==> flow/design.v <==
module DFF( input D ,input D1 ,output reg Q, input Write,input Write1, input Clk);
	always@(posedge Clk) 
	begin
	if(Write)
		begin
		Q<=D;
		end
	else if(Write1)
		begin
		Q<=D1;
		end
	else
		Q<=Q;
	end
endmodule
module Register(input[15:0] in_Reg,input[15:0] in_Reg1, output [15:0] out_Reg, input reg_Write,input reg_Write1, input Clk);
	DFF D0(in_Reg[0],in_Reg1[0],out_Reg[0],reg_Write,reg_Write1,Clk);
	DFF D1(in_Reg[1],in_Reg1[1],out_Reg[1],reg_Write,reg_Write1,Clk);
	DFF D2(in_Reg[2],in_Reg1[2],out_Reg[2],reg_Write,reg_Write1,Clk);
	DFF D3(in_Reg[3],in_Reg1[3],out_Reg[3],reg_Write,reg_Write1,Clk);
	DFF D4(in_Reg[4],in_Reg1[4],out_Reg[4],reg_Write,reg_Write1,Clk);
	DFF D5(in_Reg[5],in_Reg1[5],out_Reg[5],reg_Write,reg_Write1,Clk);
	DFF D6(in_Reg[6],in_Reg1[6],out_Reg[6],reg_Write,reg_Write1,Clk);
	DFF D7(in_Reg[7],in_Reg1[7],out_Reg[7],reg_Write,reg_Write1,Clk);
	DFF D8(in_Reg[8],in_Reg1[8],out_Reg[8],reg_Write,reg_Write1,Clk);
	DFF D9(in_Reg[9],in_Reg1[9],out_Reg[9],reg_Write,reg_Write1,Clk);
	DFF D10(in_Reg[10],in_Reg1[10],out_Reg[10],reg_Write,reg_Write1,Clk);
	DFF D11(in_Reg[11],in_Reg1[11],out_Reg[11],reg_Write,reg_Write1,Clk);
	DFF D12(in_Reg[12],in_Reg1[12],out_Reg[12],reg_Write,reg_Write1,Clk);
	DFF D13(in_Reg[13],in_Reg1[13],out_Reg[13],reg_Write,reg_Write1,Clk);
	DFF D14(in_Reg[14],in_Reg1[14],out_Reg[14],reg_Write,reg_Write1,Clk);
	DFF D15(in_Reg[15],in_Reg1[15],out_Reg[15],reg_Write,reg_Write1,Clk);
endmodule
module IRlt(input Clk, input [15:0] in_IR, input IR_Write, output [15:0] out_IR);
	Register IR(in_IR,16'd0,out_IR,IR_Write,1'b0,Clk);
endmodule
module Decoder3to8(DestReg, DecOut);
	input [2:0] DestReg;
	output reg [7:0] DecOut;
	always@(DestReg)
	casex(DestReg)
		3'b000: DecOut=8'b00000001;
		3'b001: DecOut=8'b00000010;
		3'b010: DecOut=8'b00000100;
		3'b011: DecOut=8'b00001000;
		3'b100: DecOut=8'b00010000;
		3'b101: DecOut=8'b00100000;
		3'b110: DecOut=8'b01000000;
		3'b111: DecOut=8'b10000000;
	endcase
endmodule
module Mux8to1(reg_Out1,reg_Out2,reg_Out3,reg_Out4,reg_Out5,reg_Out6,reg_Out7,reg_Out8,Bus,Src);
	input[15:0]reg_Out1,reg_Out2,reg_Out3,reg_Out4,reg_Out5,reg_Out6,reg_Out7,reg_Out8;
	input[2:0]Src;
	output reg [15:0]Bus;
	always@(reg_Out1,reg_Out2,reg_Out3,reg_Out4,reg_Out5,reg_Out6,reg_Out7,reg_Out8 ,Src)
	begin
	case(Src)
		3'b000:Bus=reg_Out1;
		3'b001:Bus=reg_Out2;
		3'b010:Bus=reg_Out3;
		3'b011:Bus=reg_Out4;
		3'b100:Bus=reg_Out5;
		3'b101:Bus=reg_Out6;
		3'b110:Bus=reg_Out7;
		3'b111:Bus=reg_Out8;
	endcase
	end
endmodule
module RegFile(SrcA, SrcB,SrcC, DestReg, WriteData,WriteData1, OutBusA, OutBusB,OutBusC,reg_Write,reg_Write1, Clk);
	input [2:0]SrcA, SrcB,SrcC, DestReg;
	input Clk,reg_Write,reg_Write1;
	input [15:0]WriteData,WriteData1;
	output[15:0]OutBusA, OutBusB,OutBusC;
	wire [7:0]DecOut,DecOut1,Array,Array1;
	wire [15:0]out_Reg1,out_Reg2,out_Reg3,out_Reg4,out_Reg5,out_Reg6,out_Reg7,out_Reg8;
	wire [2:0]out;
		Register R1(16'd1,WriteData1,out_Reg1,1'b1,1'b0,Clk);
		Register R2(16'd3,WriteData1,out_Reg2,1'b1,1'b0,Clk);
		Register R3(16'd4,WriteData1,out_Reg3,1'b1,1'b0,Clk);
		Register R4(16'd15,WriteData1,out_Reg4,1'b1,1'b0,Clk);
		Register R5(WriteData,WriteData1,out_Reg5,Array[4],Array1[4],Clk);
		Register R6(WriteData,WriteData1,out_Reg6,Array[5],Array1[5],Clk);
		Register R7(WriteData,WriteData1,out_Reg7,Array[6],Array1[6],Clk);
		Register R8(WriteData,WriteData1,out_Reg8,Array[7],Array1[7],Clk);
		Decoder3to8 dec(DestReg,DecOut);
		Decoder3to8 dec1(SrcA,DecOut1);
		and (Array1[0],DecOut1[0],reg_Write1);
		and (Array1[1],DecOut1[1],reg_Write1);
		and (Array1[2],DecOut1[2],reg_Write1);
		and (Array1[3],DecOut1[3],reg_Write1);
		and (Array1[4],DecOut1[4],reg_Write1);
		and (Array1[5],DecOut1[5],reg_Write1);
		and (Array1[6],DecOut1[6],reg_Write1);
		and (Array1[7],DecOut1[7],reg_Write1);
		and (Array[0],DecOut[0],reg_Write);
		and (Array[1],DecOut[1],reg_Write);
		and (Array[2],DecOut[2],reg_Write);
		and (Array[3],DecOut[3],reg_Write);
		and (Array[4],DecOut[4],reg_Write);
		and (Array[5],DecOut[5],reg_Write);
		and (Array[6],DecOut[6],reg_Write);
		and (Array[7],DecOut[7],reg_Write);
		Mux8to1 m(out_Reg1,out_Reg2,out_Reg3,out_Reg4,out_Reg5,out_Reg6,out_Reg7,out_Reg8,OutBusA,SrcA);
		Mux8to1 m1(out_Reg1,out_Reg2,out_Reg3,out_Reg4,out_Reg5,out_Reg6,out_Reg7,out_Reg8,OutBusB,SrcB);
		Mux8to1 m2(out_Reg1,out_Reg2,out_Reg3,out_Reg4,out_Reg5,out_Reg6,out_Reg7,out_Reg8,OutBusC,SrcC);
endmodule
module Mux2to1(input control, input[15:0] in0, input[15:0] in1, output reg[15:0] out);
always @ (in0 or in1 or control) begin
	case(control)
		1'b0: out=in0;
		1'b1: out=in1;
	endcase
end
endmodule
module Mux4to1(input[1:0] control, input[15:0] in0, input[15:0] in1, input[15:0] in2, input[15:0] in3, output reg[15:0] out);
always @ (control or in0 or in1 or in2 or in3) begin
	case(control)
		2'b00: out=in0;
		2'b01: out=in1;
		2'b10: out=in2;
		2'b11: out=in3;
	endcase
end
endmodule
module Mux4to1_3bit(input [2:0]Src1,input [2:0]Src2, input [1:0]index,output reg [2:0]out);
	always@(Src1,Src2,index)
	begin
	case(index)
		2'b00:out=Src1;
		2'b10:out=Src2;
		2'b01:out=Src1;
		2'b11:out=Src1;
endcase
end
endmodule
module Mux5to1(input[2:0] control, input[15:0] in0, input[15:0] in1, input[15:0] in2, input[15:0] in3, input[15:0] in4, output reg[15:0] out);
always @ (control or in0 or in1 or in2 or in3 or in4) begin
	case(control)
		3'b000: out=in0;
		3'b001: out=in1;
		3'b010: out=in2;
		3'b011: out=in3;
		3'b100: out=in4;
		default: out=0;
	endcase
end
endmodule
module Sext6b(input[5:0] in, output reg[15:0] out);
	always @ (in)
		out = {in[5],in[5],in[5],in[5],in[5],in[5],in[5],in[5],in[5],in[5],in[5],in};
endmodule
module Sext3b(input[2:0] in, output reg[15:0] out);
	always @ (in)
		out = {in[2],in[2],in[2],in[2],in[2],in[2],in[2],in[2],in[2],in[2],in[2],in[2],in[2],in};
endmodule
module Zext6b(input[5:0] in, output reg[15:0] out);
	always @ (in)
		out = {1'b0,1'b0,1'b0,1'b0,1'b0,1'b0,1'b0,1'b0,1'b0,1'b0,in};
endmodule
module shiftconcat (input[15:0] in1, input[11:0] in2, output reg[15:0] out);
reg[11:0] temp;
always @ (in1,in2) begin
	out = {in1[15:13],in2,1'b0};
end
endmodule 
module shift1 (input[15:0] in, output[15:0]  out);
	assign out=in<<1;
endmodule
module ALU(input[3:0] aluop, input[15:0] A, input[15:0] B, input[15:0] C, output reg [15:0] LO, output reg[15:0] HI, output reg NZ);
	wire[15:0] out1; wire[15:0] out2;
	always @ (aluop,A,B,C) begin
		HI=0;
		LO=0;
		NZ=0;
		case(aluop)
			4'b0000: LO=A+B+C;
			4'b0001: LO=A-B-C;
			4'b0010: LO=A+B-C;
			4'b0011: begin
						if (C==16'd0) begin
							LO=16'hffff;
							HI=B;
						end
						else begin
							LO=B/C; 
							HI=B%C;
						end
					 end
			4'b0100: LO=A+B+C;
			4'b0101: LO=A<<C;
			4'b0110: LO=A>>C;
			4'b0111: LO=$signed(A)>>>C;
			4'b1000: LO=C+A;
			4'b1001: LO=C+A;
			4'b1010: begin
						if (A!=B)
							NZ=1;
						end
			4'b1011: LO = A|C;
			4'b1100: LO = A+C; 
			4'b1101: LO = B+C;  
			4'b1111: LO = A+B;
			default: ;
		endcase
	end
endmodule
module ctrlckt(input clk,
input reset,
input [3:0] opcode,
output reg w1,
output reg w2,
output reg pcwritecond,
output reg pcwrite,
output reg iord,
output reg memread,
output reg memwrite,
output reg [1:0] memtoreg,
output reg irwrite,
output reg A,
output reg B,
output reg [2:0] C,
output reg [1:0] pcsource,
output reg [3:0] aluop,
output reg ccpcinit,
output reg [3:0]opcodereg,
output reg [2:0]curstate);
always@(posedge clk)
	begin
	if(reset) begin
		curstate<=3'b000;
		w1<=1'b0;
		w2<=1'b0;
		pcwritecond<=1'b0;
		pcwrite<=1'b0;
		iord<=1'b0;
		memread<=1'b0;
		memwrite<=1'b0;
		memtoreg<=2'b00;
		irwrite<=1'b0;
		A<=1'b0;
		B<=1'b0;
		C<=3'b000;
		pcsource<=2'b00;
		aluop<=4'b0000;
		ccpcinit<=1;
	end
	else begin
		ccpcinit<=0;
		if(curstate==3'b000)
			begin
			curstate<=3'b001;
			w1<=1'b0;
			w2<=1'b0;
			pcwritecond<=1'b0;
			pcwrite<=1'b1;
			iord<=1'b0;
			memread<=1'b1;
			memwrite<=1'b0;
			memtoreg<=2'b00;
			irwrite<=1'b1;
			A<=1'b0;
			B<=1'b0;
			C<=3'b000;
			pcsource<=2'b00;
			aluop<=4'b1111;  
		end
		else if(curstate==3'b001)
			begin
			opcodereg<=opcode;
			curstate<=3'b010;
			w1<=1'b0;
			w2<=1'b0;
			pcwritecond<=1'b0;
			pcwrite<=1'b0;
			iord<=1'b0;
			memread<=1'b0;
			memwrite<=1'b0;
			memtoreg<=2'b00;
			irwrite<=1'b0;
			A<=1'b0;
			B<=1'b0;
			C<=3'b001;
			pcsource<=2'b00;
			aluop<=4'b1100;  
		end
		else if(curstate==3'b010)
			begin
				if(opcode==4'b0000)
				begin
					curstate<=3'b011;
					w1<=1'b0;
					w2<=1'b0;
					pcwritecond<=1'b0;
					pcwrite<=1'b0;
					iord<=1'b0;
					memread<=1'b0;
					memwrite<=1'b0;
					memtoreg<=2'b00;
					irwrite<=1'b0;
					A<=1'b1;
					B<=1'b1;
					C<=3'b000;
					pcsource<=2'b00;
					aluop<=4'b0000;
				end
				else if(opcode==4'b0001)
				begin
					curstate<=3'b011;
					w1<=1'b0;
					w2<=1'b0;
					pcwritecond<=1'b0;
					pcwrite<=1'b0;
					iord<=1'b0;
					memread<=1'b0;
					memwrite<=1'b0;
					memtoreg<=2'b00;
					irwrite<=1'b0;
					A<=1'b1;
					B<=1'b1;
					C<=3'b000;
					pcsource<=2'b00;
					aluop<=4'b0001;
				end
				else if (opcode==4'b0010)
				begin
					curstate<=3'b011;
					w1<=1'b0;
					w2<=1'b0;
					pcwritecond<=1'b0;
					pcwrite<=1'b0;
					iord<=1'b0;
					memread<=1'b0;
					memwrite<=1'b0;
					memtoreg<=2'b00;
					irwrite<=1'b0;
					A<=1'b1;
					B<=1'b1;
					C<=3'b000;
					pcsource<=2'b00;
					aluop<=4'b0010;
				end
				else if (opcode==4'b0011)
				begin
					curstate<=3'b011;
					w1<=1'b0;
					w2<=1'b0;
					pcwritecond<=1'b0;
					pcwrite<=1'b0;
					iord<=1'b0;
					memread<=1'b0;
					memwrite<=1'b0;
					memtoreg<=2'b00;
					irwrite<=1'b0;
					A<=1'b1;
					B<=1'b1;
					C<=3'b000;
					pcsource<=2'b00;
					aluop<=4'b0011;
				end
				else if(opcode == 4'b0100)
				begin
					curstate<=3'b011;
					w1<=1'b0;
					w2<=1'b0;
					pcwritecond<=1'b0;
					pcwrite<=1'b0;
					iord<=1'b0;
					memread<=1'b0;
					memwrite<=1'b0;
					memtoreg<=2'b00;
					irwrite<=1'b0;
					A<=1'b1;
					B<=1'b1;
					C<=3'b011;
					pcsource<=2'b00;
					aluop<=4'b0100;
				end
				else if(opcode==4'b0101)
				begin
					curstate<=3'b011;
					w1<=1'b0;
					w2<=1'b0;
					pcwritecond<=1'b0;
					pcwrite<=1'b0;
					iord<=1'b0;
					memread<=1'b0;
					memwrite<=1'b0;
					memtoreg<=2'b00;
					irwrite<=1'b0;
					A<=1'b1;
					B<=1'b1;
					C<=3'b011;
					pcsource<=2'b00;
					aluop<=4'b0101;
				end
				else if (opcode==4'b0110)
				begin
					curstate<=3'b011;
					w1<=1'b0;
					w2<=1'b0;
					pcwritecond<=1'b0;
					pcwrite<=1'b0;
					iord<=1'b0;
					memread<=1'b0;
					memwrite<=1'b0;
					memtoreg<=2'b00;
					irwrite<=1'b0;
					A<=1'b1;
					B<=1'b1;
					C<=3'b011;
					pcsource<=2'b00;
					aluop<=4'b0110;
				end
				else if (opcode == 4'b0111)
				begin
					curstate<=3'b011;
					w1<=1'b0;
					w2<=1'b0;
					pcwritecond<=1'b0;
					pcwrite<=1'b0;
					iord<=1'b0;
					memread<=1'b0;
					memwrite<=1'b0;
					memtoreg<=2'b00;
					irwrite<=1'b0;
					A<=1'b1;
					B<=1'b1;
					C<=3'b011;
					pcsource<=2'b00;
					aluop<=4'b0111;
				end
				else if (opcode==4'b1000)
				begin
					curstate<=3'b011;
					w1<=1'b0;
					w2<=1'b0;
					pcwritecond<=1'b0;
					pcwrite<=1'b0;
					iord<=1'b0;
					memread<=1'b0;
					memwrite<=1'b0;
					memtoreg<=2'b00;
					irwrite<=1'b0;
					A<=1'b1;
					B<=1'b0;
					C<=3'b010;
					pcsource<=2'b00;
					aluop<=4'b1000;
				end
				else if(opcode==4'b1001)
				begin
					curstate<=3'b011;
					w1<=1'b0;
					w2<=1'b0;
					pcwritecond<=1'b0;
					pcwrite<=1'b0;
					iord<=1'b0;
					memread<=1'b0;
					memwrite<=1'b0;
					memtoreg<=2'b00;
					irwrite<=1'b0;
					A<=1'b1;
					B<=1'b0;
					C<=3'b010;
					pcsource<=2'b00;
					aluop<=4'b1001;
				end
				else if (opcode==4'b1010)
				begin
					curstate<=3'b000;
					w1<=1'b0;
					w2<=1'b0;
					pcwritecond<=1'b1;
					pcwrite<=1'b0;
					iord<=1'b0;
					memread<=1'b0;
					memwrite<=1'b0;
					memtoreg<=2'b00;
					irwrite<=1'b0;
					A<=1'b1;
					B<=1'b1;
					C<=3'b010;
					pcsource<=2'b10;
					aluop<=4'b1010;
				end
				else if(opcode==4'b1011)
				begin
					curstate<=3'b011;
					w1<=1'b0;
					w2<=1'b0;
					pcwritecond<=1'b0;
					pcwrite<=1'b0;
					iord<=1'b0;
					memread<=1'b0;
					memwrite<=1'b0;
					memtoreg<=2'b00;
					irwrite<=1'b0;
					A<=1'b1;
					B<=1'b0;
					C<=3'b100;
					pcsource<=2'b00;
					aluop<=4'b1011;
				end
				else if(opcode==4'b1100)
				begin
					curstate<=3'b000;
					w1<=1'b0;
					w2<=1'b0;
					pcwritecond<=1'b0;
					pcwrite<=1'b1;
					iord<=1'b0;
					memread<=1'b0;
					memwrite<=1'b0;
					memtoreg<=2'b00;
					irwrite<=1'b0;
					A<=1'b1;
					B<=1'b0;
					C<=3'b010;
					pcsource<=2'b01;
					aluop<=4'b1100;
				end
				else if(opcode == 4'b1101)
				begin
					curstate<=3'b000;
					w1<=1'b1;
					w2<=1'b0;
					pcwritecond<=1'b0;
					pcwrite<=1'b1;
					iord<=1'b0;
					memread<=1'b0;
					memwrite<=1'b0;
					memtoreg<=2'b10;
					irwrite<=1'b0;
					A<=1'b1;
					B<=1'b0;
					C<=3'b010;
					pcsource<=2'b00;
					aluop<=4'b1100;
				end		
			end
		else if (curstate==3'b011)	
			begin
				if(opcode==4'b0000)
				begin
					curstate<=3'b000;
					w1<=1'b1;
					w2<=1'b0;
					pcwritecond<=1'b0;
					pcwrite<=1'b0;
					iord<=1'b0;
					memread<=1'b0;
					memwrite<=1'b0;
					memtoreg<=2'b01;
					irwrite<=1'b0;
					A<=1'b0;
					B<=1'b0;
					C<=3'b000;
					pcsource<=2'b00;
					aluop<=4'b1110;
				end	
				else if (opcode==4'b0001)
				begin
					curstate<=3'b000;
					w1<=1'b1;
					w2<=1'b0;
					pcwritecond<=1'b0;
					pcwrite<=1'b0;
					iord<=1'b0;
					memread<=1'b0;
					memwrite<=1'b0;
					memtoreg<=2'b01;
					irwrite<=1'b0;
					A<=1'b0;
					B<=1'b0;
					C<=3'b000;
					pcsource<=2'b00;
					aluop<=4'b1110;
				end
				else if(opcode == 4'b0010)
				begin
					curstate<=3'b000;
					w1<=1'b1;
					w2<=1'b0;
					pcwritecond<=1'b0;
					pcwrite<=1'b0;
					iord<=1'b0;
					memread<=1'b0;
					memwrite<=1'b0;
					memtoreg<=2'b01;
					irwrite<=1'b0;
					A<=1'b0;
					B<=1'b0;
					C<=3'b000;
					pcsource<=2'b00;
					aluop<=4'b1110;
				end
				else if(opcode==4'b0011)
				begin
					curstate<=3'b000;
					w1<=1'b1;
					w2<=1'b1;
					pcwritecond<=1'b0;
					pcwrite<=1'b0;
					iord<=1'b0;
					memread<=1'b0;
					memwrite<=1'b0;
					memtoreg<=2'b01;
					irwrite<=1'b0;
					A<=1'b0;
					B<=1'b0;
					C<=3'b000;
					pcsource<=2'b00;
					aluop<=4'b1110;
				end
				else if(opcode==4'b0100)
				begin
					curstate<=3'b000;
					w1<=1'b1;
					w2<=1'b0;
					pcwritecond<=1'b0;
					pcwrite<=1'b0;
					iord<=1'b0;
					memread<=1'b0;
					memwrite<=1'b0;
					memtoreg<=2'b01;
					irwrite<=1'b0;
					A<=1'b1;
					B<=1'b0;
					C<=3'b100;
					pcsource<=2'b00;
					aluop<=4'b1110;
				end
				else if(opcode==4'b0101)
				begin
					curstate<=3'b000;
					w1<=1'b1;
					w2<=1'b0;
					pcwritecond<=1'b0;
					pcwrite<=1'b0;
					iord<=1'b0;
					memread<=1'b0;
					memwrite<=1'b0;
					memtoreg<=2'b01;
					irwrite<=1'b0;
					A<=1'b1;
					B<=1'b0;
					C<=3'b100;
					pcsource<=2'b00;
					aluop<=4'b1110;
				end
				else if(opcode==4'b0110)
				begin
					curstate<=3'b000;
					w1<=1'b1;
					w2<=1'b0;
					pcwritecond<=1'b0;
					pcwrite<=1'b0;
					iord<=1'b0;
					memread<=1'b0;
					memwrite<=1'b0;
					memtoreg<=2'b01;
					irwrite<=1'b0;
					A<=1'b1;
					B<=1'b0;
					C<=3'b100;
					pcsource<=2'b00;
					aluop<=4'b1110;
				end
				else if(opcode==4'b0111)
				begin
					curstate<=3'b000;
					w1<=1'b1;
					w2<=1'b0;
					pcwritecond<=1'b0;
					pcwrite<=1'b0;
					iord<=1'b0;
					memread<=1'b0;
					memwrite<=1'b0;
					memtoreg<=2'b01;
					irwrite<=1'b0;
					A<=1'b1;
					B<=1'b0;
					C<=3'b100;
					pcsource<=2'b00;
					aluop<=4'b1110;
				end
				else if(opcode==4'b1000)
				begin
					curstate<=3'b100;
					w1<=1'b0;
					w2<=1'b0;
					pcwritecond<=1'b0;
					pcwrite<=1'b0;
					iord<=1'b1;
					memread<=1'b1;
					memwrite<=1'b0;
					memtoreg<=2'b00;
					irwrite<=1'b0;
					A<=1'b0;
					B<=1'b0;
					C<=3'b100;
					pcsource<=2'b00;
					aluop<=4'b1110;
				end
				else if(opcode==4'b1001)
				begin
					curstate<=3'b000;
					w1<=1'b0;
					w2<=1'b0;
					pcwritecond<=1'b0;
					pcwrite<=1'b0;
					iord<=1'b1;
					memread<=1'b0;
					memwrite<=1'b1;
					memtoreg<=2'b00;
					irwrite<=1'b0;
					A<=1'b1;
					B<=1'b0;
					C<=3'b100;
					pcsource<=2'b00;
					aluop<=4'b1110;
					opcodereg<=opcode;
				end
				else if(opcode==4'b1011)
				begin
					curstate<=3'b000;
					w1<=1'b1;
					w2<=1'b0;
					pcwritecond<=1'b0;
					pcwrite<=1'b0;
					iord<=1'b0;
					memread<=1'b0;
					memwrite<=1'b0;
					memtoreg<=2'b01;
					irwrite<=1'b0;
					A<=1'b0;
					B<=1'b0;
					C<=3'b000;
					pcsource<=2'b00;
					aluop<=4'b1110;
				end
			end
		else if (curstate==3'b100) begin
			if(opcode==4'b1000)
			begin
				curstate<=3'b000;
				w1<=1'b1;
				w2<=1'b0;
				pcwritecond<=1'b0;
				pcwrite<=1'b0;
				iord<=1'b0;
				memread<=1'b0;
				memwrite<=1'b0;
				memtoreg<=2'b00;
				irwrite<=1'b0;
				A<=1'b0;
				B<=1'b0;
				C<=3'b000;
				pcsource<=2'b00;
				aluop<=4'b1110;
			end	
		end
	end	
end
endmodule
module WorkingFinal(input clk, input reset, input wire[15:0] mem_rdata, output wire[15:0] mem_addr, output wire[15:0] mem_wdata, output wire mem_we, output wire halt);
	wire[15:0] MemOut, IRout, AluOutLo, AluOutHi, ALUInA, ALUInB, ALUInC, PCin, PCout, MemAddr, OutBusB, DMRout, RegWD1;
	wire ccpcwrite, ccirwrite, ccA, ccB, ccw1;
	wire[2:0] ccC, RFinB, curstate;
	wire[3:0] opcodereg, ccaluop;
	wire[15:0] LOout,Bout, RegWD2,OutBusA,OutBusC,Aout,Cout,PCSrcIn1,AluSrcCIn1,AluSrcCIn2,AluSrcCIn3,AluSrcCIn4;
	wire wNZ, wire1, PCwrite1,ccw2,ccpcwritecond,cciord,ccmemread,ccmemwrite,ccpcinit;
	wire[1:0] ccpcsource,ccmemtoreg;
	ctrlckt  cc (clk,reset,IRout[15:12],ccw1,ccw2,ccpcwritecond,ccpcwrite,cciord,ccmemread,ccmemwrite,ccmemtoreg,ccirwrite,ccA,ccB,ccC,ccpcsource,ccaluop,ccpcinit,opcodereg,curstate);
	and(wire1,ccpcwritecond,wNZ);
	or(PCwrite1,wire1,ccpcwrite);
	Register PC (PCin,16'd0,PCout,PCwrite1,ccpcinit,clk);
	Mux2to1 IorD (cciord,PCout,LOout,MemAddr);
	assign mem_addr = MemAddr;
	assign mem_wdata = Bout;
	assign mem_we = ccmemwrite;
	assign MemOut = mem_rdata;
	assign halt = (curstate == 3'b010) && (IRout[15:13] == 3'b111);
	IRlt ir1(clk,MemOut,ccirwrite,IRout);
	Register DMR(MemOut,16'd0,DMRout,1'b1,1'b0,clk);
	Mux4to1 MemToReg(ccmemtoreg,DMRout,LOout,PCout,16'd1,RegWD1);
	Mux4to1_3bit m4to13bit (IRout[5:3],IRout[11:9],IRout[15:14],RFinB);
	RegFile rfile1 (IRout[8:6],RFinB,IRout[2:0],IRout[11:9],RegWD1,RegWD2,OutBusA,OutBusB,OutBusC,ccw1,ccw2,clk);
	Register RegAluSrcA(OutBusA,16'd0,Aout,1'b1,1'b0,clk);
	Register RegAluSrcB(OutBusB,16'd0,Bout,1'b1,1'b0,clk);
	Register RegAluSrcC(OutBusC,16'd0,Cout,1'b1,1'b0,clk);
	shiftconcat conc (PCout,IRout[11:0],PCSrcIn1);
	Sext6b s6b (IRout[5:0], AluSrcCIn2);
	shift1 sh1 (AluSrcCIn2,AluSrcCIn1);
	Sext3b s3b (IRout[2:0], AluSrcCIn3);
	Zext6b z6b (IRout[5:0],AluSrcCIn4);
	Mux2to1 AluSrcA(ccA, PCout, Aout, ALUInA);
	Mux2to1 AluSrcB(ccB, 16'd2, Bout,ALUInB);
	Mux5to1 AluSrcC(ccC, Cout, AluSrcCIn1, AluSrcCIn2, AluSrcCIn3, AluSrcCIn4, ALUInC);
	ALU alu (ccaluop, ALUInA,ALUInB,ALUInC, AluOutLo,AluOutHi,wNZ);
	Register HI(AluOutHi,16'd0,RegWD2,1'b1,ccpcinit,clk);
	Register LO(AluOutLo,16'd0,LOout,1'b1,ccpcinit,clk);
	Mux4to1 PCSrc (ccpcsource,AluOutLo,PCSrcIn1,LOout,16'd1,PCin);
endmodule
# == Step by step through the tools: WorkingFinal ==
# What the tools print for WorkingFinal, step after step.
# Line numbers count from 1 in the design file above.
# Operators: Yosys type, input widths -> output width; for muxes data width and select width s.
# Library cell names are shortened.
# A cell with -- has no value.
# inputs
top_module,WorkingFinal
clock_port,clk
cell_library,sky130hd
lib_corner,tt_025C_1v80

# == After elaboration ==
# Counts by Yosys on the flattened word-level netlist (proc, flatten, opt, wreduce; memories kept). Print and check cells are left out. Cells with the same type and inputs are merged into one.
# Memory sizes are those after Yosys's memory passes, which may raise the word count (mostly to a power of two), join words into wider ones and drop unused or constant bits.
# classes
add_sub_neg,7
equal,68
mux,472
logic,14
div_mod_pow,2
shifts,3
n_reduce_logical,38
# op_table
op,n
$pmux 16 s8,3
$mux 1,314
$div 16x16->16,1
$mod 16x16->16,1
$pmux 16 s11,1
$mux 3,57
$pmux 16 s4,2
$mux 4,31
$mux 2,57
$pmux 16 s2,3
$pmux 16 s5,1
$add 16x16->16,4
$eq 4x4->1 const B,13
$sub 16x16->16,3
$eq 3x3->1 const B,15
$eq 4x3->1 const B,8
$mux 16,2
$eq 3x2->1 const B,10
$reduce_bool 14->1,2
$ne 16x16->1,1
$or 16x16->16,1
$shl 16x16->16,1
$shr 16x16->16,1
$sshr 16x16->16,1
$logic_not 16->1,1
$reduce_bool 16->1,1
$eq 4x2->1 const B,4
$reduce_bool 15->1,1
# Other operator kinds: 23; their cells: 64.
# word_totals
ff_bits,216
memories,2
clocked_rd_ports_x_width,16
rom_bits,128
# memory_table
name,size,width,read_ports,write_ports,line,source
(no name shown),8,8,1,0,41,casex(DestReg)
(no name shown),8,8,1,0,41,

# == Depth ==
# Longest topological path by Yosys (ltp), each cell counted once; first at word level (registers and memories cut), then after technology mapping (sequential cells cut; the memories' decode and read muxes count).
# logic_depth
word_depth,18
ABC_AREA,0
ltp_mapped,140
mapped_depth_nobuf,127

# == Mapped cells and area ==
# Yosys stat after the flow's synthesis: flattened, memories mapped to cells. It holds for the ABC_AREA given above (unset counts as 0); a run with the other value may have another netlist.
# The area totals of this step are shown rounded.
# mapped
buffers,168
cell_count,2990
seqArea_um2,5700
ff_cells,238
mapped_area_um2,24000
# types
cell_type,n,type_area_um2
edfxtp_1,96,2.88E+03
dfxtp_1,142,2.84E+03
ha_1,198,2.48E+03
a21oi_1,288,1.44E+03
nor2_1,280,1.05E+03
nand2_1,272,1.02E+03
o21ai_0,155,775.744
xnor2_1,80,700.672
nor3_1,124,620.595
mux2_2,53,596.822
mux4_2,24,540.518
clkbuf_1,142,533.011
nand3_1,91,455.437
mux2i_1,43,430.413
inv_1,113,424.157
a21o_1,56,420.403
o21a_1,53,397.882
fa_1,19,380.365
# Not listed: further types 80, cells in them 761.
# The figures by module come from a second, unflattened synthesis with its own total; it is not the netlist above.
# hier_totals
cells_unflattened,3822
area_unflattened_um2,35000
# Each row is one instance without its submodules.
# modules
mod,instances,cells,mod_area_um2
ALU,1,2078,14000
DFF,256,3,51
Mux8to1,3,177,1100
ctrlckt,1,152,1400
Mux4to1,2,20,420
Mux2to1,3,18,250
Mux5to1,1,80,700
Decoder3to8,2,8,65
Zext6b,1,17,120
shift1,1,17,120
shiftconcat,1,17,120
Sext3b,1,16,120
Sext6b,1,16,120
Mux4to1_3bit,1,4,59
# Modules not listed: 4.

# == Path before layout ==
# Path of least setup slack by OpenSTA after synthesis, without wires, with an ideal clock, recovery checks aside; 20% of the period is set as input and as output delay. Where synthesis merged equal registers, the netlist keeps one of their names.
# synth_timing
path_type,reg-to-reg
from,register cc.C
to,register HI.D13.Q
path_buffers,16
arrival_ps,28528
path_slack_ps,1354
tclk_ps,30000
delay_ps,28646
setup_ps,118
driving_pins,127
period_less_setup_slack_ps,28646
# "delay_ps" = arrival - input delay + setup time.
# "driving_pins": output pins that drive a net of the path, with the launching flip-flop's if there is one; two outputs of one cell count as two.
# "period_less_setup_slack_ps" = period - worst setup slack (recovery checks aside). The figure is calculated, with input and output delays left at 20% of the set period.
# An end named without its bit number is one bit of that signal or, where synthesis recoded a state register, one of its new flip-flops.
# At most two assigning lines are given for a register; there are more.
# synth_via
path_cell_list,dfxtp_1 > clkbuf_1 > or3_1 > a21oi_1 > clkbuf_1 > buf_1 > ha_1 > or3_1 > nor2_1 > a31oi_1 > a211oi_1 > a221o_1 > inv_1 > ha_1 > o211ai_1 > nand2_1 > nand2_1 > or4_1 > [91 not listed] > nor3_1 > a211oi_1 > nor4_1 > nor3_1 > nor3b_1 > clkbuf_1 > clkbuf_1 > mux2_2 > ha_1 > or3_1 > o21ba_2 > a21oi_1 > a31o_2 > a31oi_1 > clkbuf_1 > nor2_1 > nand2_1 > o2111a_1
# synth_rtl
item,line,source
"start, declared",222,"output reg [2:0] C,"
"start, assigned",243,C<=3'b000;
"start, assigned",264,C<=3'b000;
"end, assigned",6,Q<=D;
"end, assigned",10,Q<=D1;
"end, declared",1,"module DFF( input D ,input D1 ,output reg Q, input Write,input Write1, input Clk);"
# No chain of elaborated cells between the ends is given.

# == Path in the finished layout ==
# Path of least setup slack in the final report of entry C (OpenROAD, finished layout, wires in). Where an end is a register, its clock arrival counts in the times.
# The report prints the path's times to 10 ps; the period is as set.
# layout_timing
path_type,reg-to-reg
from,register cc.C
to,register HI.D7.Q
tclk_ps,42700
arrival_ps,34820
setup_ps,150
path_buffers,2
path_slack_ps,8280
driving_pins,121
# An end named without its bit number is one bit of that signal or, where synthesis recoded a state register, one of its new flip-flops.
# At most two assigning lines are given for a register; there are more.
# layout_via
path_cell_list,dfxtp_1 > o21ai_1 > and2_1 > buf_4 > nand4_2 > or2_1 > nor2_1 > a21oi_1 > a21oi_1 > ha_1 > or3_1 > nor2_1 > a31oi_1 > a211oi_1 > a221o_1 > inv_1 > ha_1 > o211ai_1 > [85 not listed] > or3_1 > a211oi_1 > nor4_1 > nor3_1 > nor3b_2 > buf_4 > nor2_1 > a21oi_1 > fa_1 > a21oi_1 > o21ai_0 > o21ba_2 > a21oi_1 > a31o_2 > a31oi_1 > nor2_1 > nand3_1 > a31oi_1
# layout_rtl
item,line,source
"start, declared",222,"output reg [2:0] C,"
"start, assigned",243,C<=3'b000;
"start, assigned",264,C<=3'b000;
"end, assigned",6,Q<=D;
"end, assigned",10,Q<=D1;
"end, declared",1,"module DFF( input D ,input D1 ,output reg Q, input Write,input Write1, input Clk);"
# No chain of elaborated cells between the ends is given.

# 3 stored runs of WorkingFinal in the flow (synthesis by Yosys, layout by OpenROAD, sky130hd cells), in arbitrary order. Constraints: input delay and output delay 20% of the set period each, output load 0.01 pF.
# "achieved_period_ps": clock period set for the run, less the worst setup slack. It is reckoned from that one timing run; input and output delays stay at 20% of the period that was set.
# "critical_path_time_ps" means the part of the period allowed to the worst setup path (the constraints hold back 20% at inputs and 20% at outputs) less its slack; where the path has registers, the arrival times of their clocks count too.
# "critical_path_time_ps" is given in steps of 10 ps.
# The measured numbers are rounded.
# Among the settings, . means not set for that run.
# Results: . = not shown.
run,ABC_AREA,CORE_UTILIZATION,GPL_TIMING_DRIVEN,HOLD_SLACK_MARGIN,MAX_ROUTING_LAYER,MIN_ROUTING_LAYER,PLACE_DENSITY_LB_ADDON,TNS_END_PERCENT,period_ns,CAP_MARGIN,CORE_MARGIN,SLEW_MARGIN,CORE_ASPECT_RATIO,CTS_CLUSTER_SIZE,PLACE_DENSITY,SETUP_SLACK_MARGIN,CELL_PAD_IN_SITES_DETAIL_PLACEMENT,CELL_PAD_IN_SITES_GLOBAL_PLACEMENT,GPL_ROUTABILITY_DRIVEN,achieved_period_ps,utilization_pct,timing.setup.ws_ps,critical_path_time_ps,worst_path_kind,yosys_chip_area_um2,holdWs_ps,design_die_area_um2
entry A,1,66,0,-0.1,met4,met2,0.04,25,37.3,20,2,20,.,.,.,.,.,.,.,.,.,.,.,.,.,.,.
entry B,0,69,.,.,met5,met1,.,.,17.3,0,2,20,1.29,31,0.39,1.21,.,.,.,.,.,.,.,.,.,.,.
entry C,0,17,.,0.05,.,.,0.23,.,42.7,10,3,10,.,80,.,.,2,1,0,34422,20,8300,34420,reg-to-reg,24000,450,140000
# Entry A: unfinished; error GRT-0116 in routing
# Entry B: unfinished; error GRT-0116 in routing
